==> flow/design.v <==
`timescale 1ns / 1ps
module judge(
	input [63:0]num,
	output [15:0] judge
    );
assign judge[0] = (num[3:0]==4'b0000)?1'b0:1'b1;	
assign judge[1] = (num[7:4]==4'b0000)?1'b0:1'b1;
assign judge[2] = (num[11:8]==4'b0000)?1'b0:1'b1;
assign judge[3] = (num[15:12]==4'b0000)?1'b0:1'b1;
assign judge[4] = (num[19:16]==4'b0000)?1'b0:1'b1;
assign judge[5] = (num[23:20]==4'b0000)?1'b0:1'b1;
assign judge[6] = (num[27:24]==4'b0000)?1'b0:1'b1;
assign judge[7] = (num[31:28]==4'b0000)?1'b0:1'b1;
assign judge[8] = (num[35:32]==4'b0000)?1'b0:1'b1;
assign judge[9] = (num[39:36]==4'b0000)?1'b0:1'b1;
assign judge[10] = (num[43:40]==4'b0000)?1'b0:1'b1;
assign judge[11] = (num[47:44]==4'b0000)?1'b0:1'b1;
assign judge[12] = (num[51:48]==4'b0000)?1'b0:1'b1;
assign judge[13] = (num[55:52]==4'b0000)?1'b0:1'b1;
assign judge[14] = (num[59:56]==4'b0000)?1'b0:1'b1;
assign judge[15] = (num[63:60]==4'b0000)?1'b0:1'b1;
endmodule
`timescale 1ns / 1ps
module GameModeEazy(
input wire clk,
input wire rst,
input wire load,
input wire [63:0] load_board,
input wire [3:0]btn,
input wire [3:0]mode,
output wire [63:0] num,
output wire [15:0] judge
    );
reg [63:0] num_reg; 
reg [63:0] num_reg_last;
reg [3:0]position_reg;
reg [1:0]count;
assign num = num_reg;
judge m0(.num(num),.judge(judge));
always @ (posedge clk)
if (rst) begin
	num_reg = 64'b0001000000000000000000000000000000000000000000000000000000010000;
	count = 2'b00;
end
else if (load) begin
	num_reg = load_board;
end
else if (mode==4'b0011) begin
	if (count==2'b11) count=2'b00; else count=count+1'b1;
	num_reg_last=num_reg;
		if (btn[0]==1)
		begin		
			if (num_reg[3:0]==4'b0000)
				begin
					num_reg[3:0]=num_reg[19:16];
					num_reg[19:16]=4'b0000;
				end
			if (num_reg[7:4]==4'b0000)
				begin
					num_reg[7:4]=num_reg[23:20];
					num_reg[23:20]=4'b0000;
				end	
			if (num_reg[11:8]==4'b0000)
				begin
					num_reg[11:8]=num_reg[27:24];
					num_reg[27:24]=4'b0000;
				end	
			if (num_reg[15:12]==4'b0000)
				begin
					num_reg[15:12]=num_reg[31:28];
					num_reg[31:28]=4'b0000;
				end	
			if (num_reg[19:16]==4'b0000)
				begin
					num_reg[19:16]=num_reg[35:32];
					num_reg[35:32]=4'b0000;
				end
			if (num_reg[23:20]==4'b0000)
				begin
					num_reg[23:20]=num_reg[39:36];
					num_reg[39:36]=4'b0000;
				end	
			if (num_reg[27:24]==4'b0000)
				begin
					num_reg[27:24]=num_reg[43:40];
					num_reg[43:40]=4'b0000;
				end	
			if (num_reg[31:28]==4'b0000)
				begin
					num_reg[31:28]=num_reg[47:44];
					num_reg[47:44]=4'b0000;
				end	
			if (num_reg[3:0]==4'b0000)
				begin
					num_reg[3:0]=num_reg[19:16];
					num_reg[19:16]=4'b0000;
				end
			if (num_reg[7:4]==4'b0000)
				begin
					num_reg[7:4]=num_reg[23:20];
					num_reg[23:20]=4'b0000;
				end	
			if (num_reg[11:8]==4'b0000)
				begin
					num_reg[11:8]=num_reg[27:24];
					num_reg[27:24]=4'b0000;
				end	
			if (num_reg[15:12]==4'b0000)
				begin
					num_reg[15:12]=num_reg[31:28];
					num_reg[31:28]=4'b0000;
				end	
			if (num_reg[35:32]==4'b0000)
				begin
					num_reg[35:32]=num_reg[51:48];
					num_reg[51:48]=4'b0000;
				end
			if (num_reg[39:36]==4'b0000)
				begin
					num_reg[39:36]=num_reg[55:52];
					num_reg[55:52]=4'b0000;
				end	
			if (num_reg[43:40]==4'b0000)
				begin
					num_reg[43:40]=num_reg[59:56];
					num_reg[59:56]=4'b0000;
				end	
			if (num_reg[47:44]==4'b0000)
				begin
					num_reg[47:44]=num_reg[63:60];
					num_reg[63:60]=4'b0000;
				end		
			if (num_reg[19:16]==4'b0000)
				begin
					num_reg[19:16]=num_reg[35:32];
					num_reg[35:32]=4'b0000;
				end
			if (num_reg[23:20]==4'b0000)
				begin
					num_reg[23:20]=num_reg[39:36];
					num_reg[39:36]=4'b0000;
				end	
			if (num_reg[27:24]==4'b0000)
				begin
					num_reg[27:24]=num_reg[43:40];
					num_reg[43:40]=4'b0000;
				end	
			if (num_reg[31:28]==4'b0000)
				begin
					num_reg[31:28]=num_reg[47:44];
					num_reg[47:44]=4'b0000;
				end	
			if (num_reg[3:0]==4'b0000)
				begin
					num_reg[3:0]=num_reg[19:16];
					num_reg[19:16]=4'b0000;
				end
			if (num_reg[7:4]==4'b0000)
				begin
					num_reg[7:4]=num_reg[23:20];
					num_reg[23:20]=4'b0000;
				end	
			if (num_reg[11:8]==4'b0000)
				begin
					num_reg[11:8]=num_reg[27:24];
					num_reg[27:24]=4'b0000;
				end	
			if (num_reg[15:12]==4'b0000)
				begin
					num_reg[15:12]=num_reg[31:28];
					num_reg[31:28]=4'b0000;
				end	
			if (num_reg[3:0]==num_reg[19:16] && num_reg[3:0]!=4'b0000)
				begin
					num_reg[3:0]=num_reg[3:0]+1'b1;
					num_reg[19:16]=4'b0000;
				end
			if (num_reg[7:4]==num_reg[23:20] && num_reg[7:4]!=4'b0000)
				begin
					num_reg[7:4]=num_reg[7:4]+1'b1;
					num_reg[23:20]=4'b0000;
				end	
			if (num_reg[11:8]==num_reg[27:24] && num_reg[11:8]!=4'b0000)
				begin
					num_reg[11:8]=num_reg[11:8]+1'b1;
					num_reg[27:24]=4'b0000;
				end	
			if (num_reg[15:12]==num_reg[31:28] && num_reg[15:12]!=4'b0000)
				begin
					num_reg[15:12]=num_reg[15:12]+1'b1;
					num_reg[31:28]=4'b0000;
				end	
			if (num_reg[35:32]==num_reg[19:16] && num_reg[35:32]!=4'b0000)
				begin
					num_reg[19:16]=num_reg[19:16]+1'b1;
					num_reg[35:32]=4'b0000;
				end
			if (num_reg[23:20]==num_reg[39:36] && num_reg[23:20]!=4'b000)
				begin
					num_reg[23:20]=num_reg[23:20]+1'b1;
					num_reg[39:36]=4'b0000;
				end	
			if (num_reg[43:40]==num_reg[27:24] && num_reg[43:40]!=4'b0000)
				begin
					num_reg[27:24]=num_reg[27:24]+1'b1;
					num_reg[43:40]=4'b0000;
				end	
			if (num_reg[47:44]==num_reg[31:28] && num_reg[47:44]!=4'b0000)
				begin
					num_reg[31:28]=num_reg[31:28]+1'b1;
					num_reg[47:44]=4'b0000;
				end	
			if (num_reg[35:32]==num_reg[51:48] && num_reg[35:32]!=4'b0000)
				begin
					num_reg[35:32]=num_reg[35:32]+1'b1;
					num_reg[51:48]=4'b0000;
				end
			if (num_reg[55:52]==num_reg[39:36] && num_reg[55:52]!=4'b0000) 
				begin
					num_reg[39:36]=num_reg[39:36]+1'b1;
					num_reg[55:52]=4'b0000;
				end	
			if (num_reg[43:40]==num_reg[59:56] && num_reg[43:40]!=4'b0000)
				begin
					num_reg[43:40]=num_reg[43:40]+1'b1;
					num_reg[59:56]=4'b0000;
				end	
			if (num_reg[47:44]==num_reg[63:60] && num_reg[47:44]!=4'b0000)
				begin
					num_reg[47:44]=num_reg[47:44]+1'b1;
					num_reg[63:60]=4'b0000;
				end		
			if (num_reg[3:0]==4'b0000)
				begin
					num_reg[3:0]=num_reg[19:16];
					num_reg[19:16]=4'b0000;
				end
			if (num_reg[7:4]==4'b0000)
				begin
					num_reg[7:4]=num_reg[23:20];
					num_reg[23:20]=4'b0000;
				end	
			if (num_reg[11:8]==4'b0000)
				begin
					num_reg[11:8]=num_reg[27:24];
					num_reg[27:24]=4'b0000;
				end	
			if (num_reg[15:12]==4'b0000)
				begin
					num_reg[15:12]=num_reg[31:28];
					num_reg[31:28]=4'b0000;
				end	
			if (num_reg[19:16]==4'b0000)
				begin
					num_reg[19:16]=num_reg[35:32];
					num_reg[35:32]=4'b0000;
				end
			if (num_reg[23:20]==4'b0000)
				begin
					num_reg[23:20]=num_reg[39:36];
					num_reg[39:36]=4'b0000;
				end	
			if (num_reg[27:24]==4'b0000)
				begin
					num_reg[27:24]=num_reg[43:40];
					num_reg[43:40]=4'b0000;
				end	
			if (num_reg[31:28]==4'b0000)
				begin
					num_reg[31:28]=num_reg[47:44];
					num_reg[47:44]=4'b0000;
				end	
			if (num_reg[3:0]==4'b0000)
				begin
					num_reg[3:0]=num_reg[19:16];
					num_reg[19:16]=4'b0000;
				end
			if (num_reg[7:4]==4'b0000)
				begin
					num_reg[7:4]=num_reg[23:20];
					num_reg[23:20]=4'b0000;
				end	
			if (num_reg[11:8]==4'b0000)
				begin
					num_reg[11:8]=num_reg[27:24];
					num_reg[27:24]=4'b0000;
				end	
			if (num_reg[15:12]==4'b0000)
				begin
					num_reg[15:12]=num_reg[31:28];
					num_reg[31:28]=4'b0000;
				end	
			if (num_reg[35:32]==4'b0000)
				begin
					num_reg[35:32]=num_reg[51:48];
					num_reg[51:48]=4'b0000;
				end
			if (num_reg[39:36]==4'b0000)
				begin
					num_reg[39:36]=num_reg[55:52];
					num_reg[55:52]=4'b0000;
				end	
			if (num_reg[43:40]==4'b0000)
				begin
					num_reg[43:40]=num_reg[59:56];
					num_reg[59:56]=4'b0000;
				end	
			if (num_reg[47:44]==4'b0000)
				begin
					num_reg[47:44]=num_reg[63:60];
					num_reg[63:60]=4'b0000;
				end		
			if (num_reg[19:16]==4'b0000)
				begin
					num_reg[19:16]=num_reg[35:32];
					num_reg[35:32]=4'b0000;
				end
			if (num_reg[23:20]==4'b0000)
				begin
					num_reg[23:20]=num_reg[39:36];
					num_reg[39:36]=4'b0000;
				end	
			if (num_reg[27:24]==4'b0000)
				begin
					num_reg[27:24]=num_reg[43:40];
					num_reg[43:40]=4'b0000;
				end	
			if (num_reg[31:28]==4'b0000)
				begin
					num_reg[31:28]=num_reg[47:44];
					num_reg[47:44]=4'b0000;
				end	
			if (num_reg[3:0]==4'b0000)
				begin
					num_reg[3:0]=num_reg[19:16];
					num_reg[19:16]=4'b0000;
				end
			if (num_reg[7:4]==4'b0000)
				begin
					num_reg[7:4]=num_reg[23:20];
					num_reg[23:20]=4'b0000;
				end	
			if (num_reg[11:8]==4'b0000)
				begin
					num_reg[11:8]=num_reg[27:24];
					num_reg[27:24]=4'b0000;
				end	
			if (num_reg[15:12]==4'b0000)
				begin
					num_reg[15:12]=num_reg[31:28];
					num_reg[31:28]=4'b0000;
				end	
			end		
	else if (btn[1]==1)
		begin	
			if (num_reg[51:48]==4'b0000)
				begin
					num_reg[51:48]=num_reg[35:32];
					num_reg[35:32]=4'b0000;
				end
			if (num_reg[55:52]==4'b0000)
				begin
					num_reg[55:52]=num_reg[39:36];
					num_reg[39:36]=4'b0000;
				end	
			if (num_reg[59:56]==4'b0000)
				begin
					num_reg[59:56]=num_reg[43:40];
					num_reg[43:40]=4'b0000;
				end	
			if (num_reg[63:60]==4'b0000)
				begin
					num_reg[63:60]=num_reg[47:44];
					num_reg[47:44]=4'b0000;
				end	
			if (num_reg[35:32]==4'b0000)
				begin
					num_reg[35:32]=num_reg[19:16];
					num_reg[19:16]=4'b0000;
				end
			if (num_reg[39:36]==4'b0000)
				begin
					num_reg[39:36]=num_reg[23:20];
					num_reg[23:20]=4'b0000;
				end	
			if (num_reg[43:40]==4'b0000)
				begin
					num_reg[43:40]=num_reg[27:24];
					num_reg[27:24]=4'b0000;
				end	
			if (num_reg[47:44]==4'b0000)
				begin
					num_reg[47:44]=num_reg[31:28];
					num_reg[31:28]=4'b0000;
				end	
			if (num_reg[51:48]==4'b0000)
				begin
					num_reg[51:48]=num_reg[35:32];
					num_reg[35:32]=4'b0000;
				end
			if (num_reg[55:52]==4'b0000)
				begin
					num_reg[55:52]=num_reg[39:36];
					num_reg[39:36]=4'b0000;
				end	
			if (num_reg[59:56]==4'b0000)
				begin
					num_reg[59:56]=num_reg[43:40];
					num_reg[43:40]=4'b0000;
				end	
			if (num_reg[63:60]==4'b0000)
				begin
					num_reg[63:60]=num_reg[47:44];
					num_reg[47:44]=4'b0000;
				end	
			if (num_reg[19:16]==4'b0000)
				begin
					num_reg[19:16]=num_reg[3:0];
					num_reg[3:0]=4'b0000;
				end
			if (num_reg[23:20]==4'b0000)
				begin
					num_reg[23:20]=num_reg[7:4];
					num_reg[7:4]=4'b0000;
				end	
			if (num_reg[27:24]==4'b0000)
				begin
					num_reg[27:24]=num_reg[11:8];
					num_reg[11:8]=4'b0000;
				end	
			if (num_reg[31:28]==4'b0000)
				begin
					num_reg[31:28]=num_reg[15:12];
					num_reg[15:12]=4'b0000;
				end		
			if (num_reg[35:32]==4'b0000)
				begin
					num_reg[35:32]=num_reg[19:16];
					num_reg[19:16]=4'b0000;
				end
			if (num_reg[39:36]==4'b0000)
				begin
					num_reg[39:36]=num_reg[23:20];
					num_reg[23:20]=4'b0000;
				end	
			if (num_reg[43:40]==4'b0000)
				begin
					num_reg[43:40]=num_reg[27:24];
					num_reg[27:24]=4'b0000;
				end	
			if (num_reg[47:44]==4'b0000)
				begin
					num_reg[47:44]=num_reg[31:28];
					num_reg[31:28]=4'b0000;
				end	
			if (num_reg[51:48]==4'b0000)
				begin
					num_reg[51:48]=num_reg[35:32];
					num_reg[35:32]=4'b0000;
				end
			if (num_reg[55:52]==4'b0000)
				begin
					num_reg[55:52]=num_reg[39:36];
					num_reg[39:36]=4'b0000;
				end	
			if (num_reg[59:56]==4'b0000)
				begin
					num_reg[59:56]=num_reg[43:40];
					num_reg[43:40]=4'b0000;
				end	
			if (num_reg[63:60]==4'b0000)
				begin
					num_reg[63:60]=num_reg[47:44];
					num_reg[47:44]=4'b0000;
				end	
			if (num_reg[51:48]==num_reg[35:32] && num_reg[51:48]!=4'b0000)
				begin
					num_reg[51:48]=num_reg[51:48]+1'b1;
					num_reg[35:32]=4'b0000;
				end
			if (num_reg[55:52]==num_reg[39:36] && num_reg[55:52]!=4'b0000)
				begin
					num_reg[55:52]=num_reg[55:52]+1'b1;
					num_reg[39:36]=4'b0000;
				end	
			if (num_reg[59:56]==num_reg[43:40] && num_reg[59:56]!=4'b0000)
				begin
					num_reg[59:56]=num_reg[59:56]+1'b1;
					num_reg[43:40]=4'b0000;
				end	
			if (num_reg[63:60]==num_reg[47:44] && num_reg[63:60]!=4'b0000)
				begin
					num_reg[63:60]=num_reg[63:60]+1'b1;
					num_reg[47:44]=4'b0000;
				end	
			if (num_reg[35:32]==num_reg[19:16] && num_reg[35:32]!=4'b0000)
				begin
					num_reg[35:32]=num_reg[35:32]+1'b1;
					num_reg[19:16]=4'b0000;
				end
			if (num_reg[39:36]==num_reg[23:20] && num_reg[39:36]!=4'b0000)
				begin
					num_reg[39:36]=num_reg[39:36]+1'b1;
					num_reg[23:20]=4'b0000;
				end	
			if (num_reg[43:40]==num_reg[27:24] && num_reg[43:40]!=4'b0000)
				begin
					num_reg[43:40]=num_reg[43:40]+1'b1;
					num_reg[27:24]=4'b0000;
				end	
			if (num_reg[47:44]==num_reg[31:28] && num_reg[47:44]!=4'b0000)
				begin
					num_reg[47:44]=num_reg[47:44]+1'b1;
					num_reg[31:28]=4'b0000;
				end	
			if (num_reg[19:16]==num_reg[3:0] && num_reg[19:16]!=4'b0000)
				begin
					num_reg[19:16]=num_reg[19:16]+1'b1;
					num_reg[3:0]=4'b0000;
				end
			if (num_reg[23:20]==num_reg[7:4] && num_reg[23:20]!=4'b0000)
				begin
					num_reg[23:20]=num_reg[23:20]+1'b1;
					num_reg[7:4]=4'b0000;
				end	
			if (num_reg[27:24]==num_reg[11:8] && num_reg[27:24]!=4'b0000)
				begin
					num_reg[27:24]=num_reg[27:24]+1'b1;
					num_reg[11:8]=4'b0000;
				end	
			if (num_reg[31:28]==num_reg[15:12] && num_reg[31:28]!=4'b0000)
				begin
					num_reg[31:28]=num_reg[31:28]+1'b1;
					num_reg[15:12]=4'b0000;
				end		
			if (num_reg[51:48]==4'b0000)
				begin
					num_reg[51:48]=num_reg[35:32];
					num_reg[35:32]=4'b0000;
				end
			if (num_reg[55:52]==4'b0000)
				begin
					num_reg[55:52]=num_reg[39:36];
					num_reg[39:36]=4'b0000;
				end	
			if (num_reg[59:56]==4'b0000)
				begin
					num_reg[59:56]=num_reg[43:40];
					num_reg[43:40]=4'b0000;
				end	
			if (num_reg[63:60]==4'b0000)
				begin
					num_reg[63:60]=num_reg[47:44];
					num_reg[47:44]=4'b0000;
				end	
			if (num_reg[35:32]==4'b0000)
				begin
					num_reg[35:32]=num_reg[19:16];
					num_reg[19:16]=4'b0000;
				end
			if (num_reg[39:36]==4'b0000)
				begin
					num_reg[39:36]=num_reg[23:20];
					num_reg[23:20]=4'b0000;
				end	
			if (num_reg[43:40]==4'b0000)
				begin
					num_reg[43:40]=num_reg[27:24];
					num_reg[27:24]=4'b0000;
				end	
			if (num_reg[47:44]==4'b0000)
				begin
					num_reg[47:44]=num_reg[31:28];
					num_reg[31:28]=4'b0000;
				end	
			if (num_reg[51:48]==4'b0000)
				begin
					num_reg[51:48]=num_reg[35:32];
					num_reg[35:32]=4'b0000;
				end
			if (num_reg[55:52]==4'b0000)
				begin
					num_reg[55:52]=num_reg[39:36];
					num_reg[39:36]=4'b0000;
				end	
			if (num_reg[59:56]==4'b0000)
				begin
					num_reg[59:56]=num_reg[43:40];
					num_reg[43:40]=4'b0000;
				end	
			if (num_reg[63:60]==4'b0000)
				begin
					num_reg[63:60]=num_reg[47:44];
					num_reg[47:44]=4'b0000;
				end	
			if (num_reg[19:16]==4'b0000)
				begin
					num_reg[19:16]=num_reg[3:0];
					num_reg[3:0]=4'b0000;
				end
			if (num_reg[23:20]==4'b0000)
				begin
					num_reg[23:20]=num_reg[7:4];
					num_reg[7:4]=4'b0000;
				end	
			if (num_reg[27:24]==4'b0000)
				begin
					num_reg[27:24]=num_reg[11:8];
					num_reg[11:8]=4'b0000;
				end	
			if (num_reg[31:28]==4'b0000)
				begin
					num_reg[31:28]=num_reg[15:12];
					num_reg[15:12]=4'b0000;
				end		
			if (num_reg[35:32]==4'b0000)
				begin
					num_reg[35:32]=num_reg[19:16];
					num_reg[19:16]=4'b0000;
				end
			if (num_reg[39:36]==4'b0000)
				begin
					num_reg[39:36]=num_reg[23:20];
					num_reg[23:20]=4'b0000;
				end	
			if (num_reg[43:40]==4'b0000)
				begin
					num_reg[43:40]=num_reg[27:24];
					num_reg[27:24]=4'b0000;
				end	
			if (num_reg[47:44]==4'b0000)
				begin
					num_reg[47:44]=num_reg[31:28];
					num_reg[31:28]=4'b0000;
				end	
			if (num_reg[51:48]==4'b0000)
				begin
					num_reg[51:48]=num_reg[35:32];
					num_reg[35:32]=4'b0000;
				end
			if (num_reg[55:52]==4'b0000)
				begin
					num_reg[55:52]=num_reg[39:36];
					num_reg[39:36]=4'b0000;
				end	
			if (num_reg[59:56]==4'b0000)
				begin
					num_reg[59:56]=num_reg[43:40];
					num_reg[43:40]=4'b0000;
				end	
			if (num_reg[63:60]==4'b0000)
				begin
					num_reg[63:60]=num_reg[47:44];
					num_reg[47:44]=4'b0000;
				end	
			end	
	else if(btn[2]==1)
	begin
			if (num_reg[3:0]==4'b0000)
				begin
					num_reg[3:0]=num_reg[7:4];
					num_reg[7:4]=4'b0000;
				end
			if (num_reg[19:16]==4'b0000)
				begin
					num_reg[19:16]=num_reg[23:20];
					num_reg[23:20]=4'b0000;
				end	
			if (num_reg[35:32]==4'b0000)
				begin
					num_reg[35:32]=num_reg[39:36];
					num_reg[39:36]=4'b0000;
				end	
			if (num_reg[51:48]==4'b0000)
				begin
					num_reg[51:48]=num_reg[55:52];
					num_reg[55:52]=4'b0000;
				end	
			if (num_reg[7:4]==4'b0000)
				begin
					num_reg[7:4]=num_reg[11:8];
					num_reg[11:8]=4'b0000;
				end
			if (num_reg[23:20]==4'b0000)
				begin
					num_reg[23:20]=num_reg[27:24];
					num_reg[27:24]=4'b0000;
				end	
			if (num_reg[39:36]==4'b0000)
				begin
					num_reg[39:36]=num_reg[43:40];
					num_reg[43:40]=4'b0000;
				end	
			if (num_reg[55:52]==4'b0000)
				begin
					num_reg[55:52]=num_reg[59:56];
					num_reg[59:56]=4'b0000;
				end	
			if (num_reg[3:0]==4'b0000)
				begin
					num_reg[3:0]=num_reg[7:4];
					num_reg[7:4]=4'b0000;
				end
			if (num_reg[19:16]==4'b0000)
				begin
					num_reg[19:16]=num_reg[23:20];
					num_reg[23:20]=4'b0000;
				end	
			if (num_reg[35:32]==4'b0000)
				begin
					num_reg[35:32]=num_reg[39:36];
					num_reg[39:36]=4'b0000;
				end	
			if (num_reg[51:48]==4'b0000)
				begin
					num_reg[51:48]=num_reg[55:52];
					num_reg[55:52]=4'b0000;
				end	
			if (num_reg[11:8]==4'b0000)
				begin
					num_reg[11:8]=num_reg[15:12];
					num_reg[15:12]=4'b0000;
				end
			if (num_reg[27:24]==4'b0000)
				begin
					num_reg[27:24]=num_reg[31:28];
					num_reg[31:28]=4'b0000;
				end	
			if (num_reg[43:40]==4'b0000)
				begin
					num_reg[43:40]=num_reg[47:44];
					num_reg[47:44]=4'b0000;
				end	
			if (num_reg[59:56]==4'b0000)
				begin
					num_reg[59:56]=num_reg[63:60];
					num_reg[63:60]=4'b0000;
				end		
			if (num_reg[7:4]==4'b0000)
				begin
					num_reg[7:4]=num_reg[11:8];
					num_reg[11:8]=4'b0000;
				end
			if (num_reg[23:20]==4'b0000)
				begin
					num_reg[23:20]=num_reg[27:24];
					num_reg[27:24]=4'b0000;
				end	
			if (num_reg[39:36]==4'b0000)
				begin
					num_reg[39:36]=num_reg[43:40];
					num_reg[43:40]=4'b0000;
				end	
			if (num_reg[55:52]==4'b0000)
				begin
					num_reg[55:52]=num_reg[59:56];
					num_reg[59:56]=4'b0000;
				end	
			if (num_reg[3:0]==4'b0000)
				begin
					num_reg[3:0]=num_reg[7:4];
					num_reg[7:4]=4'b0000;
				end
			if (num_reg[19:16]==4'b0000)
				begin
					num_reg[19:16]=num_reg[23:20];
					num_reg[23:20]=4'b0000;
				end	
			if (num_reg[35:32]==4'b0000)
				begin
					num_reg[35:32]=num_reg[39:36];
					num_reg[39:36]=4'b0000;
				end	
			if (num_reg[51:48]==4'b0000)
				begin
					num_reg[51:48]=num_reg[55:52];
					num_reg[55:52]=4'b0000;
				end	
			if (num_reg[3:0]==num_reg[7:4] && num_reg[3:0]!=4'b0000)
				begin
					num_reg[3:0]=num_reg[3:0]+1'b1;
					num_reg[7:4]=4'b0000;
				end
			if (num_reg[19:16]==num_reg[23:20] && num_reg[19:16]!=4'b0000)
				begin
					num_reg[19:16]=num_reg[19:16]+1'b1;
					num_reg[23:20]=4'b0000;
				end	
			if (num_reg[35:32]==num_reg[39:36] && num_reg[35:32]!=4'b0000)
				begin
					num_reg[35:32]=num_reg[35:32]+1'b1;
					num_reg[39:36]=4'b0000;
				end	
			if (num_reg[51:48]==num_reg[55:52] && num_reg[51:48]!=4'b0000)
				begin
					num_reg[51:48]=num_reg[51:48]+1'b1;
					num_reg[55:52]=4'b0000;
				end	
			if (num_reg[7:4]==num_reg[11:8] && num_reg[7:4]!=4'b0000)
				begin
					num_reg[7:4]=num_reg[7:4]+1'b1;
					num_reg[11:8]=4'b0000;
				end
			if (num_reg[23:20]==num_reg[27:24] && num_reg[23:20]!=4'b0000)
				begin
					num_reg[23:20]=num_reg[23:20]+1'b1;
					num_reg[27:24]=4'b0000;
				end	
			if (num_reg[39:36]==num_reg[43:40] && num_reg[39:36]!=4'b0000)
				begin
					num_reg[39:36]=num_reg[39:36]+1'b1;
					num_reg[43:40]=4'b0000;
				end	
			if (num_reg[55:52]==num_reg[59:56] && num_reg[55:52]!=4'b0000)
				begin
					num_reg[55:52]=num_reg[55:52]+1'b1;
					num_reg[59:56]=4'b0000;
				end	
			if (num_reg[11:8]==num_reg[15:12] && num_reg[11:8]!=4'b0000)
				begin
					num_reg[11:8]=num_reg[11:8]+1'b1;
					num_reg[15:12]=4'b0000;
				end
			if (num_reg[27:24]==num_reg[31:28] && num_reg[27:24]!=4'b0000)
				begin
					num_reg[27:24]=num_reg[27:24]+1'b1;
					num_reg[31:28]=4'b0000;
				end	
			if (num_reg[43:40]==num_reg[47:44] && num_reg[43:40]!=4'b0000)
				begin
					num_reg[43:40]=num_reg[43:40]+1'b1;
					num_reg[47:44]=4'b0000;
				end	
			if (num_reg[59:56]==num_reg[63:60] && num_reg[59:56]!=4'b0000)
				begin
					num_reg[59:56]=num_reg[59:56]+1'b1;
					num_reg[63:60]=4'b0000;
				end		
			if (num_reg[3:0]==4'b0000)
				begin
					num_reg[3:0]=num_reg[7:4];
					num_reg[7:4]=4'b0000;
				end
			if (num_reg[19:16]==4'b0000)
				begin
					num_reg[19:16]=num_reg[23:20];
					num_reg[23:20]=4'b0000;
				end	
			if (num_reg[35:32]==4'b0000)
				begin
					num_reg[35:32]=num_reg[39:36];
					num_reg[39:36]=4'b0000;
				end	
			if (num_reg[51:48]==4'b0000)
				begin
					num_reg[51:48]=num_reg[55:52];
					num_reg[55:52]=4'b0000;
				end	
			if (num_reg[7:4]==4'b0000)
				begin
					num_reg[7:4]=num_reg[11:8];
					num_reg[11:8]=4'b0000;
				end
			if (num_reg[23:20]==4'b0000)
				begin
					num_reg[23:20]=num_reg[27:24];
					num_reg[27:24]=4'b0000;
				end	
			if (num_reg[39:36]==4'b0000)
				begin
					num_reg[39:36]=num_reg[43:40];
					num_reg[43:40]=4'b0000;
				end	
			if (num_reg[55:52]==4'b0000)
				begin
					num_reg[55:52]=num_reg[59:56];
					num_reg[59:56]=4'b0000;
				end	
			if (num_reg[3:0]==4'b0000)
				begin
					num_reg[3:0]=num_reg[7:4];
					num_reg[7:4]=4'b0000;
				end
			if (num_reg[19:16]==4'b0000)
				begin
					num_reg[19:16]=num_reg[23:20];
					num_reg[23:20]=4'b0000;
				end	
			if (num_reg[35:32]==4'b0000)
				begin
					num_reg[35:32]=num_reg[39:36];
					num_reg[39:36]=4'b0000;
				end	
			if (num_reg[51:48]==4'b0000)
				begin
					num_reg[51:48]=num_reg[55:52];
					num_reg[55:52]=4'b0000;
				end	
			if (num_reg[11:8]==4'b0000)
				begin
					num_reg[11:8]=num_reg[15:12];
					num_reg[15:12]=4'b0000;
				end
			if (num_reg[27:24]==4'b0000)
				begin
					num_reg[27:24]=num_reg[31:28];
					num_reg[31:28]=4'b0000;
				end	
			if (num_reg[43:40]==4'b0000)
				begin
					num_reg[43:40]=num_reg[47:44];
					num_reg[47:44]=4'b0000;
				end	
			if (num_reg[59:56]==4'b0000)
				begin
					num_reg[59:56]=num_reg[63:60];
					num_reg[63:60]=4'b0000;
				end		
			if (num_reg[7:4]==4'b0000)
				begin
					num_reg[7:4]=num_reg[11:8];
					num_reg[11:8]=4'b0000;
				end
			if (num_reg[23:20]==4'b0000)
				begin
					num_reg[23:20]=num_reg[27:24];
					num_reg[27:24]=4'b0000;
				end	
			if (num_reg[39:36]==4'b0000)
				begin
					num_reg[39:36]=num_reg[43:40];
					num_reg[43:40]=4'b0000;
				end	
			if (num_reg[55:52]==4'b0000)
				begin
					num_reg[55:52]=num_reg[59:56];
					num_reg[59:56]=4'b0000;
				end	
			if (num_reg[3:0]==4'b0000)
				begin
					num_reg[3:0]=num_reg[7:4];
					num_reg[7:4]=4'b0000;
				end
			if (num_reg[19:16]==4'b0000)
				begin
					num_reg[19:16]=num_reg[23:20];
					num_reg[23:20]=4'b0000;
				end	
			if (num_reg[35:32]==4'b0000)
				begin
					num_reg[35:32]=num_reg[39:36];
					num_reg[39:36]=4'b0000;
				end	
			if (num_reg[51:48]==4'b0000)
				begin
					num_reg[51:48]=num_reg[55:52];
					num_reg[55:52]=4'b0000;
				end	
		end	
	else if(btn[3]==1)
	begin		
			if (num_reg[15:12]==4'b0000)
				begin
					num_reg[15:12]=num_reg[11:8];
					num_reg[11:8]=4'b0000;
				end
			if (num_reg[31:28]==4'b0000)
				begin
					num_reg[31:28]=num_reg[27:24];
					num_reg[27:24]=4'b0000;
				end	
			if (num_reg[47:44]==4'b0000)
				begin
					num_reg[47:44]=num_reg[43:40];
					num_reg[43:40]=4'b0000;
				end	
			if (num_reg[63:60]==4'b0000)
				begin
					num_reg[63:60]=num_reg[59:56];
					num_reg[59:56]=4'b0000;
				end	
			if (num_reg[11:8]==4'b0000)
				begin
					num_reg[11:8]=num_reg[7:4];
					num_reg[7:4]=4'b0000;
				end
			if (num_reg[27:24]==4'b0000)
				begin
					num_reg[27:24]=num_reg[23:20];
					num_reg[23:20]=4'b0000;
				end	
			if (num_reg[43:40]==4'b0000)
				begin
					num_reg[43:40]=num_reg[39:36];
					num_reg[39:36]=4'b0000;
				end	
			if (num_reg[59:56]==4'b0000)
				begin
					num_reg[59:56]=num_reg[55:52];
					num_reg[55:52]=4'b0000;
				end	
			if (num_reg[15:12]==4'b0000)
				begin
					num_reg[15:12]=num_reg[11:8];
					num_reg[11:8]=4'b0000;
				end
			if (num_reg[31:28]==4'b0000)
				begin
					num_reg[31:28]=num_reg[27:24];
					num_reg[27:24]=4'b0000;
				end	
			if (num_reg[47:44]==4'b0000)
				begin
					num_reg[47:44]=num_reg[43:40];
					num_reg[43:40]=4'b0000;
				end	
			if (num_reg[63:60]==4'b0000)
				begin
					num_reg[63:60]=num_reg[59:56];
					num_reg[59:56]=4'b0000;
				end	
			if (num_reg[7:4]==4'b0000)
				begin
					num_reg[7:4]=num_reg[3:0];
					num_reg[3:0]=4'b0000;
				end
			if (num_reg[23:20]==4'b0000)
				begin
					num_reg[23:20]=num_reg[19:16];
					num_reg[19:16]=4'b0000;
				end	
			if (num_reg[39:36]==4'b0000)
				begin
					num_reg[39:36]=num_reg[35:32];
					num_reg[35:32]=4'b0000;
				end	
			if (num_reg[55:52]==4'b0000)
				begin
					num_reg[55:52]=num_reg[51:48];
					num_reg[51:48]=4'b0000;
				end		
			if (num_reg[11:8]==4'b0000)
				begin
					num_reg[11:8]=num_reg[7:4];
					num_reg[7:4]=4'b0000;
				end
			if (num_reg[27:24]==4'b0000)
				begin
					num_reg[27:24]=num_reg[23:20];
					num_reg[23:20]=4'b0000;
				end	
			if (num_reg[43:40]==4'b0000)
				begin
					num_reg[43:40]=num_reg[39:36];
					num_reg[39:36]=4'b0000;
				end	
			if (num_reg[59:56]==4'b0000)
				begin
					num_reg[59:56]=num_reg[55:52];
					num_reg[55:52]=4'b0000;
				end	
			if (num_reg[15:12]==4'b0000)
				begin
					num_reg[15:12]=num_reg[11:8];
					num_reg[11:8]=4'b0000;
				end
			if (num_reg[31:28]==4'b0000)
				begin
					num_reg[31:28]=num_reg[27:24];
					num_reg[27:24]=4'b0000;
				end	
			if (num_reg[47:44]==4'b0000)
				begin
					num_reg[47:44]=num_reg[43:40];
					num_reg[43:40]=4'b0000;
				end	
			if (num_reg[63:60]==4'b0000)
				begin
					num_reg[63:60]=num_reg[59:56];
					num_reg[59:56]=4'b0000;
				end	
			if (num_reg[15:12]==num_reg[11:8] && num_reg[15:12]!=4'b0000)
				begin
					num_reg[15:12]=num_reg[15:12]+1'b1;
					num_reg[11:8]=4'b0000;
				end
			if (num_reg[31:28]==num_reg[27:24] && num_reg[31:28]!=4'b0000)
				begin
					num_reg[31:28]=num_reg[31:28]+1'b1;
					num_reg[27:24]=4'b0000;
				end	
			if (num_reg[47:44]==num_reg[43:40] && num_reg[47:44]!=4'b0000)
				begin
					num_reg[47:44]=num_reg[47:44]+1'b1;
					num_reg[43:40]=4'b0000;
				end	
			if (num_reg[63:60]==num_reg[59:56] && num_reg[63:60]!=4'b0000)
				begin
					num_reg[63:60]=num_reg[63:60]+1'b1;
					num_reg[59:56]=4'b0000;
				end	
			if (num_reg[11:8]==num_reg[7:4] && num_reg[11:8]!=4'b0000)
				begin
					num_reg[11:8]=num_reg[11:8]+1'b1;
					num_reg[7:4]=4'b0000;
				end
			if (num_reg[27:24]==num_reg[23:20] && num_reg[27:24]!=4'b0000)
				begin
					num_reg[27:24]=num_reg[27:24]+1'b1;
					num_reg[23:20]=4'b0000;
				end	
			if (num_reg[43:40]==num_reg[39:36] && num_reg[43:40]!=4'b0000)
				begin
					num_reg[43:40]=num_reg[43:40]+1'b1;
					num_reg[39:36]=4'b0000;
				end	
			if (num_reg[59:56]==num_reg[55:52] && num_reg[59:56]!=4'b0000)
				begin
					num_reg[59:56]=num_reg[59:56]+1'b1;
					num_reg[55:52]=4'b0000;
				end	
			if (num_reg[7:4]==num_reg[3:0] && num_reg[7:4]!=4'b0000)
				begin
					num_reg[7:4]=num_reg[7:4]+1'b1;
					num_reg[3:0]=4'b0000;
				end
			if (num_reg[23:20]==num_reg[19:16] && num_reg[23:20]!=4'b0000)
				begin
					num_reg[23:20]=num_reg[23:20]+1'b1;
					num_reg[19:16]=4'b0000;
				end	
			if (num_reg[39:36]==num_reg[35:32] && num_reg[39:36]!=4'b0000)
				begin
					num_reg[39:36]=num_reg[39:36]+1'b1;
					num_reg[35:32]=4'b0000;
				end	
			if (num_reg[55:52]==num_reg[51:48] && num_reg[55:52]!=4'b0000)
				begin
					num_reg[55:52]=num_reg[55:52]+1'b1;
					num_reg[51:48]=4'b0000;
				end		
			if (num_reg[15:12]==4'b0000)
				begin
					num_reg[15:12]=num_reg[11:8];
					num_reg[11:8]=4'b0000;
				end
			if (num_reg[31:28]==4'b0000)
				begin
					num_reg[31:28]=num_reg[27:24];
					num_reg[27:24]=4'b0000;
				end	
			if (num_reg[47:44]==4'b0000)
				begin
					num_reg[47:44]=num_reg[43:40];
					num_reg[43:40]=4'b0000;
				end	
			if (num_reg[63:60]==4'b0000)
				begin
					num_reg[63:60]=num_reg[59:56];
					num_reg[59:56]=4'b0000;
				end	
			if (num_reg[11:8]==4'b0000)
				begin
					num_reg[11:8]=num_reg[7:4];
					num_reg[7:4]=4'b0000;
				end
			if (num_reg[27:24]==4'b0000)
				begin
					num_reg[27:24]=num_reg[23:20];
					num_reg[23:20]=4'b0000;
				end	
			if (num_reg[43:40]==4'b0000)
				begin
					num_reg[43:40]=num_reg[39:36];
					num_reg[39:36]=4'b0000;
				end	
			if (num_reg[59:56]==4'b0000)
				begin
					num_reg[59:56]=num_reg[55:52];
					num_reg[55:52]=4'b0000;
				end	
			if (num_reg[15:12]==4'b0000)
				begin
					num_reg[15:12]=num_reg[11:8];
					num_reg[11:8]=4'b0000;
				end
			if (num_reg[31:28]==4'b0000)
				begin
					num_reg[31:28]=num_reg[27:24];
					num_reg[27:24]=4'b0000;
				end	
			if (num_reg[47:44]==4'b0000)
				begin
					num_reg[47:44]=num_reg[43:40];
					num_reg[43:40]=4'b0000;
				end	
			if (num_reg[63:60]==4'b0000)
				begin
					num_reg[63:60]=num_reg[59:56];
					num_reg[59:56]=4'b0000;
				end	
			if (num_reg[7:4]==4'b0000)
				begin
					num_reg[7:4]=num_reg[3:0];
					num_reg[3:0]=4'b0000;
				end
			if (num_reg[23:20]==4'b0000)
				begin
					num_reg[23:20]=num_reg[19:16];
					num_reg[19:16]=4'b0000;
				end	
			if (num_reg[39:36]==4'b0000)
				begin
					num_reg[39:36]=num_reg[35:32];
					num_reg[35:32]=4'b0000;
				end	
			if (num_reg[55:52]==4'b0000)
				begin
					num_reg[55:52]=num_reg[51:48];
					num_reg[51:48]=4'b0000;
				end		
			if (num_reg[11:8]==4'b0000)
				begin
					num_reg[11:8]=num_reg[7:4];
					num_reg[7:4]=4'b0000;
				end
			if (num_reg[27:24]==4'b0000)
				begin
					num_reg[27:24]=num_reg[23:20];
					num_reg[23:20]=4'b0000;
				end	
			if (num_reg[43:40]==4'b0000)
				begin
					num_reg[43:40]=num_reg[39:36];
					num_reg[39:36]=4'b0000;
				end	
			if (num_reg[59:56]==4'b0000)
				begin
					num_reg[59:56]=num_reg[55:52];
					num_reg[55:52]=4'b0000;
				end	
			if (num_reg[15:12]==4'b0000)
				begin
					num_reg[15:12]=num_reg[11:8];
					num_reg[11:8]=4'b0000;
				end
			if (num_reg[31:28]==4'b0000)
				begin
					num_reg[31:28]=num_reg[27:24];
					num_reg[27:24]=4'b0000;
				end	
			if (num_reg[47:44]==4'b0000)
				begin
					num_reg[47:44]=num_reg[43:40];
					num_reg[43:40]=4'b0000;
				end	
			if (num_reg[63:60]==4'b0000)
				begin
					num_reg[63:60]=num_reg[59:56];
					num_reg[59:56]=4'b0000;
				end	
		end	
		if (num_reg !=num_reg_last) begin
		if (count==2'b00) position_reg=4'b0000;
		if (count==2'b01) position_reg=4'b0101;
		if (count==2'b10) position_reg=4'b1010;
		if (count==2'b11) position_reg=4'b1111;
		if (num_reg[4*position_reg+3]!=0 || num_reg[4*position_reg+2]!=0 || num_reg[4*position_reg+1]!=0 ||num_reg[4*position_reg]!=0) position_reg=(position_reg==4'b1111)?4'b0000:position_reg+1'b1;
		if (num_reg[4*position_reg+3]!=0 || num_reg[4*position_reg+2]!=0 || num_reg[4*position_reg+1]!=0 ||num_reg[4*position_reg]!=0) position_reg=(position_reg==4'b1111)?4'b0000:position_reg+1'b1;
		if (num_reg[4*position_reg+3]!=0 || num_reg[4*position_reg+2]!=0 || num_reg[4*position_reg+1]!=0 ||num_reg[4*position_reg]!=0) position_reg=(position_reg==4'b1111)?4'b0000:position_reg+1'b1;
		if (num_reg[4*position_reg+3]!=0 || num_reg[4*position_reg+2]!=0 || num_reg[4*position_reg+1]!=0 ||num_reg[4*position_reg]!=0) position_reg=(position_reg==4'b1111)?4'b0000:position_reg+1'b1;
		if (num_reg[4*position_reg+3]!=0 || num_reg[4*position_reg+2]!=0 || num_reg[4*position_reg+1]!=0 ||num_reg[4*position_reg]!=0) position_reg=(position_reg==4'b1111)?4'b0000:position_reg+1'b1;
		if (num_reg[4*position_reg+3]!=0 || num_reg[4*position_reg+2]!=0 || num_reg[4*position_reg+1]!=0 ||num_reg[4*position_reg]!=0) position_reg=(position_reg==4'b1111)?4'b0000:position_reg+1'b1;
		if (num_reg[4*position_reg+3]!=0 || num_reg[4*position_reg+2]!=0 || num_reg[4*position_reg+1]!=0 ||num_reg[4*position_reg]!=0) position_reg=(position_reg==4'b1111)?4'b0000:position_reg+1'b1;
		if (num_reg[4*position_reg+3]!=0 || num_reg[4*position_reg+2]!=0 || num_reg[4*position_reg+1]!=0 ||num_reg[4*position_reg]!=0) position_reg=(position_reg==4'b1111)?4'b0000:position_reg+1'b1;
		if (num_reg[4*position_reg+3]!=0 || num_reg[4*position_reg+2]!=0 || num_reg[4*position_reg+1]!=0 ||num_reg[4*position_reg]!=0) position_reg=(position_reg==4'b1111)?4'b0000:position_reg+1'b1;
		if (num_reg[4*position_reg+3]!=0 || num_reg[4*position_reg+2]!=0 || num_reg[4*position_reg+1]!=0 ||num_reg[4*position_reg]!=0) position_reg=(position_reg==4'b1111)?4'b0000:position_reg+1'b1;
		if (num_reg[4*position_reg+3]!=0 || num_reg[4*position_reg+2]!=0 || num_reg[4*position_reg+1]!=0 ||num_reg[4*position_reg]!=0) position_reg=(position_reg==4'b1111)?4'b0000:position_reg+1'b1;
		if (num_reg[4*position_reg+3]!=0 || num_reg[4*position_reg+2]!=0 || num_reg[4*position_reg+1]!=0 ||num_reg[4*position_reg]!=0) position_reg=(position_reg==4'b1111)?4'b0000:position_reg+1'b1;
		if (num_reg[4*position_reg+3]!=0 || num_reg[4*position_reg+2]!=0 || num_reg[4*position_reg+1]!=0 ||num_reg[4*position_reg]!=0) position_reg=(position_reg==4'b1111)?4'b0000:position_reg+1'b1;
		if (num_reg[4*position_reg+3]!=0 || num_reg[4*position_reg+2]!=0 || num_reg[4*position_reg+1]!=0 ||num_reg[4*position_reg]!=0) position_reg=(position_reg==4'b1111)?4'b0000:position_reg+1'b1;
		if (num_reg[4*position_reg+3]!=0 || num_reg[4*position_reg+2]!=0 || num_reg[4*position_reg+1]!=0 ||num_reg[4*position_reg]!=0) position_reg=(position_reg==4'b1111)?4'b0000:position_reg+1'b1;
		if (num_reg[4*position_reg+3]!=0 || num_reg[4*position_reg+2]!=0 || num_reg[4*position_reg+1]!=0 ||num_reg[4*position_reg]!=0) position_reg=(position_reg==4'b1111)?4'b0000:position_reg+1'b1;
		if (num_reg[3:0]>4'b0111 || num_reg[7:4]>4'b0111 || num_reg[11:8]>4'b0111 || num_reg[15:12]>4'b0111 || 
			 num_reg[19:16]>4'b0111 || num_reg[23:20]>4'b0111 || num_reg[27:24]>4'b0111 || num_reg[31:28]>4'b0111 ||
			 num_reg[35:32]>4'b0111 || num_reg[39:36]>4'b0111 || num_reg[43:40]>4'b0111 || num_reg[47:44]>4'b0111 ||
			 num_reg[51:48]>4'b0111 || num_reg[55:52]>4'b0111 || num_reg[59:56]>4'b0111 || num_reg[63:60]>4'b0111)
		num_reg[4*position_reg +: 4]=4'b0010;
		else
		num_reg[4*position_reg +: 4]=4'b0001;
	end	
end	
endmodule
# ---- Reports on GameModeEazy
# Tool output for the design above, in the order of the flow.
# Line numbers count from 1 in the design file above.
# Cell names lack the library's common part.
# The mark - stands for no value.
dict set report design {
  top {GameModeEazy}
  clk_port {clk}
  library {sky130hd}
  corner {tt_025C_1v80}
}

# ---- Word level
# Counts by Yosys on the flattened word-level netlist (proc, flatten, opt, wreduce; memories kept). Register bits leave out memories and registers merged into their read ports (data or address). Print and check cells are left out. Cells with the same type and inputs are merged into one.
dict set report bits {
  elab_cells 2891
  register_bits 70
  out_inout_bits 80
}
dict set report classes {
  equal 70
  n_mux 2260
  add_sub_neg 114
  cmp 16
  logic 6
  reduce_and_logical 355
  shift 67
}
# cell count
set ops {}
lappend ops {{two-way mux 4 bit} 2228}
lappend ops {{indexed select 64 x 8 -> 1 bit} 48}
lappend ops {{indexed select 64 x 7 -> 1 bit} 16}
lappend ops {{zero test 4 bit} 192}
lappend ops {{adder 4 x 1 -> 4 bit with constant B} 64}
lappend ops {{two-way mux 64 bit} 4}
lappend ops {{adder 6 x 2 -> 7 bit with constant B} 32}
lappend ops {{== test 4 bit} 48}
lappend ops {{nonzero test 4 bit} 48}
lappend ops {{OR 64 bit} 2}
lappend ops {{adder 6 x 1 -> 7 bit with constant B} 16}
lappend ops {{variable shift 1 x 33 -> 64 bit with constant A} 1}
lappend ops {{variable shift 2 x 33 -> 64 bit with constant A} 1}
lappend ops {{> comparator 4 x 3 -> 1 bit with constant B} 16}
lappend ops {{variable shift 4 x 33 -> 64 bit with constant A} 1}
lappend ops {{== test 4 bit with constant B} 16}
lappend ops {{inequality test 64 bit} 1}
lappend ops {{bitwise AND 64 bit} 1}
lappend ops {{NOT 64 bit} 1}
lappend ops {{two-way mux 8 bit} 8}
lappend ops {{logical OR 1 bit} 63}
lappend ops {{logical AND 1 bit} 48}
lappend ops {{negator 6 -> 33 bit} 1}
lappend ops {{two-way mux 1 bit} 16}
lappend ops {{two-way mux 2 bit} 4}
lappend ops {{== test 2 bit with constant B} 3}
lappend ops {{== test 4 x 2 -> 1 bit with constant B} 1}
lappend ops {{AND reduction 4 bit} 1}
# Other operator kinds: 6; their cells: 7.

# ---- Logic depth
# Depth = most cells in a row (Yosys ltp): at word level without a register or memory, in the mapped netlist without a sequential cell, where the memories' decode and read muxes count.
dict set report logic_depth {
  word_depth 245
  abc_area 0
  ltp_mapped 133
}

# ---- Mapped cells and area
# The flow's flattened synthesis, as Yosys stat reports it; memories are mapped. The netlist is that of the ABC_AREA named above (0 if unset); the other value can give another one.
# The area totals of this step are shown rounded.
# type count type_area_um2
set types {}
lappend types {a21oi_1 620 3.1E+03}
lappend types {nor2_1 602 2.26E+03}
lappend types {nand2_1 592 2.22E+03}
lappend types {xnor2_1 236 2.07E+03}
lappend types {o21ai_0 368 1.84E+03}
lappend types {mux2i_1 164 1.64E+03}
lappend types {nor3_1 287 1.44E+03}
lappend types {ha_1 112 1.4E+03}
lappend types {nand3_1 267 1.34E+03}
lappend types {dfxtp_1 66 1.32E+03}
lappend types {mux4_2 51 1.15E+03}
lappend types {clkbuf_1 288 1.08E+03}
lappend types {a211oi_1 120 900.864}
lappend types {inv_1 231 867.082}
lappend types {o31ai_1 109 818.285}
lappend types {o211ai_1 103 773.242}
lappend types {a21o_1 102 765.734}
lappend types {a31oi_1 119 744.464}
# Not listed: further types 131, cells in them 2392.
dict set report synth_totals {
  buffers 463
  sequential_area_um2 1400
  ffs 69
  mapped_area_um2 45000
  cells 6829
}
# The figures by module come from a second, unflattened synthesis with its own total; it is not the netlist above.
dict set report hier_totals {
  hier_cells 7373
  area_unflattened_um2 48000
}
# Each row is one instance without its submodules.
# module mod_seq_area_um2 cells mod_area_um2 instances
set by_module {}
lappend by_module {GameModeEazy 1400 7357 48000 1}
lappend by_module {judge 0.0 16 120 1}

# ---- Timing after synthesis
# OpenSTA on the mapped netlist: ideal clock, no wires. The path of least setup slack (recovery checks aside). Input and output delay are each 20% of the period. Register names are those of the netlist, which keeps one name where synthesis merged equal registers.
dict set report synth_timing {
  kind {register to register}
  from {reg num_reg[2]}
  to {reg num_reg[1]}
  setup_time_ns 0.128
  path_delay_ns 27.863
  t_first_pin_ns 0.000
  path_buffers 22
  path_slack_ns 0.138
  t_arrival_ns 27.735
  clock_period_ns 28.0
  driving_pins 119
  synth_period_reached_ns 27.862
}
# "path_delay_ns" is the arrival time less input delay plus setup time.
# "driving_pins" counts driving pins, that of a launching flip-flop among them; a cell with two outputs on the path counts twice.
# "synth_period_reached_ns" is the clock period less the worst setup slack; recovery checks do not enter. This is arithmetic on one report: input and output delays are still those of the set period (20% each).
# A register here has more assigning lines than the two given.
# Where a signal picks the word or bit written, the line may be left out of the assigning lines.
dict set report synth_via {
  path_cell_list {dfxtp_1 -> buf_2 -> nor4_4 -> inv_2 -> buf_2 -> buf_2 -> buf_2 -> buf_6 -> clkbuf_1 -> a221oi_1 -> a21oi_1 -> ha_1 -> or4_1 -> o211ai_1 -> and3_1 -> buf_2 -> or2_1 -> clkbuf_1 -> (+83 left out) -> xnor2_1 -> inv_1 -> ha_1 -> a22oi_1 -> a211oi_1 -> nand3_1 -> o22ai_1 -> nor4_1 -> or4_1 -> a21oi_1 -> ha_1 -> or2_2 -> inv_1 -> nand4b_1 -> a2111oi_1 -> mux2_2 -> a221oi_1 -> nor2_1}
}
# item line_no
set synth_lines {}
lappend synth_lines {{start: declaration} 34} ;# reg [63:0] num_reg;
lappend synth_lines {{start: assignment} 46} ;# num_reg = load_board;
lappend synth_lines {{start: assignment} 55} ;# num_reg[3:0]=num_reg[19:16];
lappend synth_lines {{end: assignment} 46}
lappend synth_lines {{end: assignment} 55}
lappend synth_lines {{end: declaration} 34}
# No chain of elaborated cells between the ends is given.

# ---- Timing after layout
# From the final timing report of run 1: the path of least setup slack in the routed layout; clock arrival at registers is part of the times.
dict set report layout_timing {
  kind {register to register}
  from {reg num_reg[62]}
  to {reg num_reg[1]}
  driving_pins 110
  path_slack_ns 2.79
  t_arrival_ns 25.09
  path_buffers 12
  t_first_pin_ns 0.40
  clock_period_ns 27.6
  setup_time_ns 0.11
}
# A register here has more assigning lines than the two given.
# Where a signal picks the word or bit written, the line may be left out of the assigning lines.
dict set report layout_via {
  path_cell_list {dfxtp_1 -> buf_4 -> inv_1 -> nand3_1 -> o31a_1 -> ha_4 -> or3_4 -> and3_4 -> o21ai_4 -> nor2b_2 -> inv_2 -> ha_4 -> a221oi_4 -> o22a_2 -> a21oi_2 -> inv_2 -> ha_4 -> o41ai_4 -> (+74 left out) -> mux4_2 -> xnor2_4 -> buf_12 -> buf_6 -> mux4_2 -> nand2_2 -> o2111a_2 -> buf_6 -> o211ai_1 -> a21oi_4 -> ha_4 -> or2_4 -> clkinv_4 -> nand4b_1 -> a2111oi_4 -> mux2_4 -> a221oi_2 -> nor2_1}
}
# item line_no
set layout_lines {}
lappend layout_lines {{start: declaration} 34} ;# reg [63:0] num_reg;
lappend layout_lines {{start: assignment} 46} ;# num_reg = load_board;
lappend layout_lines {{start: assignment} 373} ;# num_reg[63:60]=num_reg[47:44];
lappend layout_lines {{end: assignment} 46}
lappend layout_lines {{end: assignment} 55} ;# num_reg[3:0]=num_reg[19:16];
lappend layout_lines {{end: declaration} 34}
# No chain of elaborated cells between the ends is given.

# Module GameModeEazy, platform sky130hd: 6 stored runs of the flow (Yosys, OpenROAD) with differing settings, in no particular order. Input and output delays are each 20% of the period that was set; the output load is 0.01 pF.
# "achievedPeriod_ns" = clock period - worst setup slack. The figure is calculated, with input and output delays left at 20% of the set period.
# "timing.worst_path_ns": the worst setup path's part of the clock period (all of it between registers, 20% less for each end at a port) less its slack. A launch clock that arrives late makes it longer, a capture clock that arrives late makes it shorter.
# Values from the reports are rounded here.
run="run 1" settings CORE_UTILIZATION=30 GPL_ROUTABILITY_DRIVEN=1 SETUP_SLACK_MARGIN=5.0 period_ns=27.6 CAP_MARGIN=20 CORE_MARGIN=2 SLEW_MARGIN=20
run="run 1" results achievedPeriod_ns=24.812 finish.stdcell_area_um2=61000 ws_setup_ns=2.8 post_synth_area_um2=45000 timing.worst_path_ns=24.81 path_kind="register to register" design_die_area_um2=150000 hold_ws_ns=0.57
run="run 2" settings CAP_MARGIN=5 CELL_PAD_IN_SITES_GLOBAL_PLACEMENT=3 MAX_ROUTING_LAYER="met5" PLACE_DENSITY_LB_ADDON=0.11 SLEW_MARGIN=15 TNS_END_PERCENT=40 period_ns=28.0 CORE_MARGIN=2 CORE_UTILIZATION=40
run="run 2" results achievedPeriod_ns=27.471 finish.stdcell_area_um2=52000 ws_setup_ns=0.53 post_synth_area_um2=45000 timing.worst_path_ns=21.87 path_kind="input to register" design_die_area_um2=120000 hold_ws_ns=0.57
run="run 3" settings ABC_AREA=1 CAP_MARGIN=25 CORE_ASPECT_RATIO=0.69 CORE_UTILIZATION=30 CTS_CLUSTER_DIAMETER=221 GPL_ROUTABILITY_DRIVEN=0 GPL_TIMING_DRIVEN=0 PLACE_DENSITY_LB_ADDON=0.09 SETUP_SLACK_MARGIN=5.0 SLEW_MARGIN=40 period_ns=45.2 CORE_MARGIN=2
run="run 3" results achievedPeriod_ns=27.391 finish.stdcell_area_um2=40000 ws_setup_ns=18 post_synth_area_um2=36000 timing.worst_path_ns=18.35 path_kind="input to register" design_die_area_um2=120000 hold_ws_ns=0.51
run="run 4" settings CORE_ASPECT_RATIO=1.23 CORE_UTILIZATION=18 CTS_CLUSTER_DIAMETER=231 GPL_ROUTABILITY_DRIVEN=1 PLACE_DENSITY_LB_ADDON=0.06 SETUP_SLACK_MARGIN=5.0 SLEW_MARGIN=15 TNS_END_PERCENT=95 period_ns=32.5 CAP_MARGIN=20 CORE_MARGIN=2
run="run 4" results achievedPeriod_ns=26.994 finish.stdcell_area_um2=56000 ws_setup_ns=5.5 post_synth_area_um2=45000 timing.worst_path_ns=20.49 path_kind="input to register" design_die_area_um2=250000 hold_ws_ns=0.58
run="run 5" settings CAP_MARGIN=30 CELL_PAD_IN_SITES_GLOBAL_PLACEMENT=1 CTS_CLUSTER_SIZE=28 GPL_TIMING_DRIVEN=1 HOLD_SLACK_MARGIN=0.21 MAX_ROUTING_LAYER="met4" MIN_ROUTING_LAYER="met1" PLACE_DENSITY_LB_ADDON=0.02 SLEW_MARGIN=15 TNS_END_PERCENT=40 period_ns=28.0 CORE_MARGIN=2 CORE_UTILIZATION=40
run="run 5" results achievedPeriod_ns=27.296 finish.stdcell_area_um2=52000 ws_setup_ns=0.70 post_synth_area_um2=45000 timing.worst_path_ns=21.70 path_kind="input to register" design_die_area_um2=120000 hold_ws_ns=0.59
run="run 6" settings ABC_AREA=1 CAP_MARGIN=25 CORE_UTILIZATION=30 CTS_CLUSTER_DIAMETER=221 GPL_ROUTABILITY_DRIVEN=0 GPL_TIMING_DRIVEN=0 SETUP_SLACK_MARGIN=5.0 period_ns=45.2 CORE_MARGIN=2 SLEW_MARGIN=20
run="run 6" results achievedPeriod_ns=27.456 finish.stdcell_area_um2=40000 ws_setup_ns=18 post_synth_area_um2=36000 timing.worst_path_ns=18.42 path_kind="input to register" design_die_area_um2=120000 hold_ws_ns=0.57
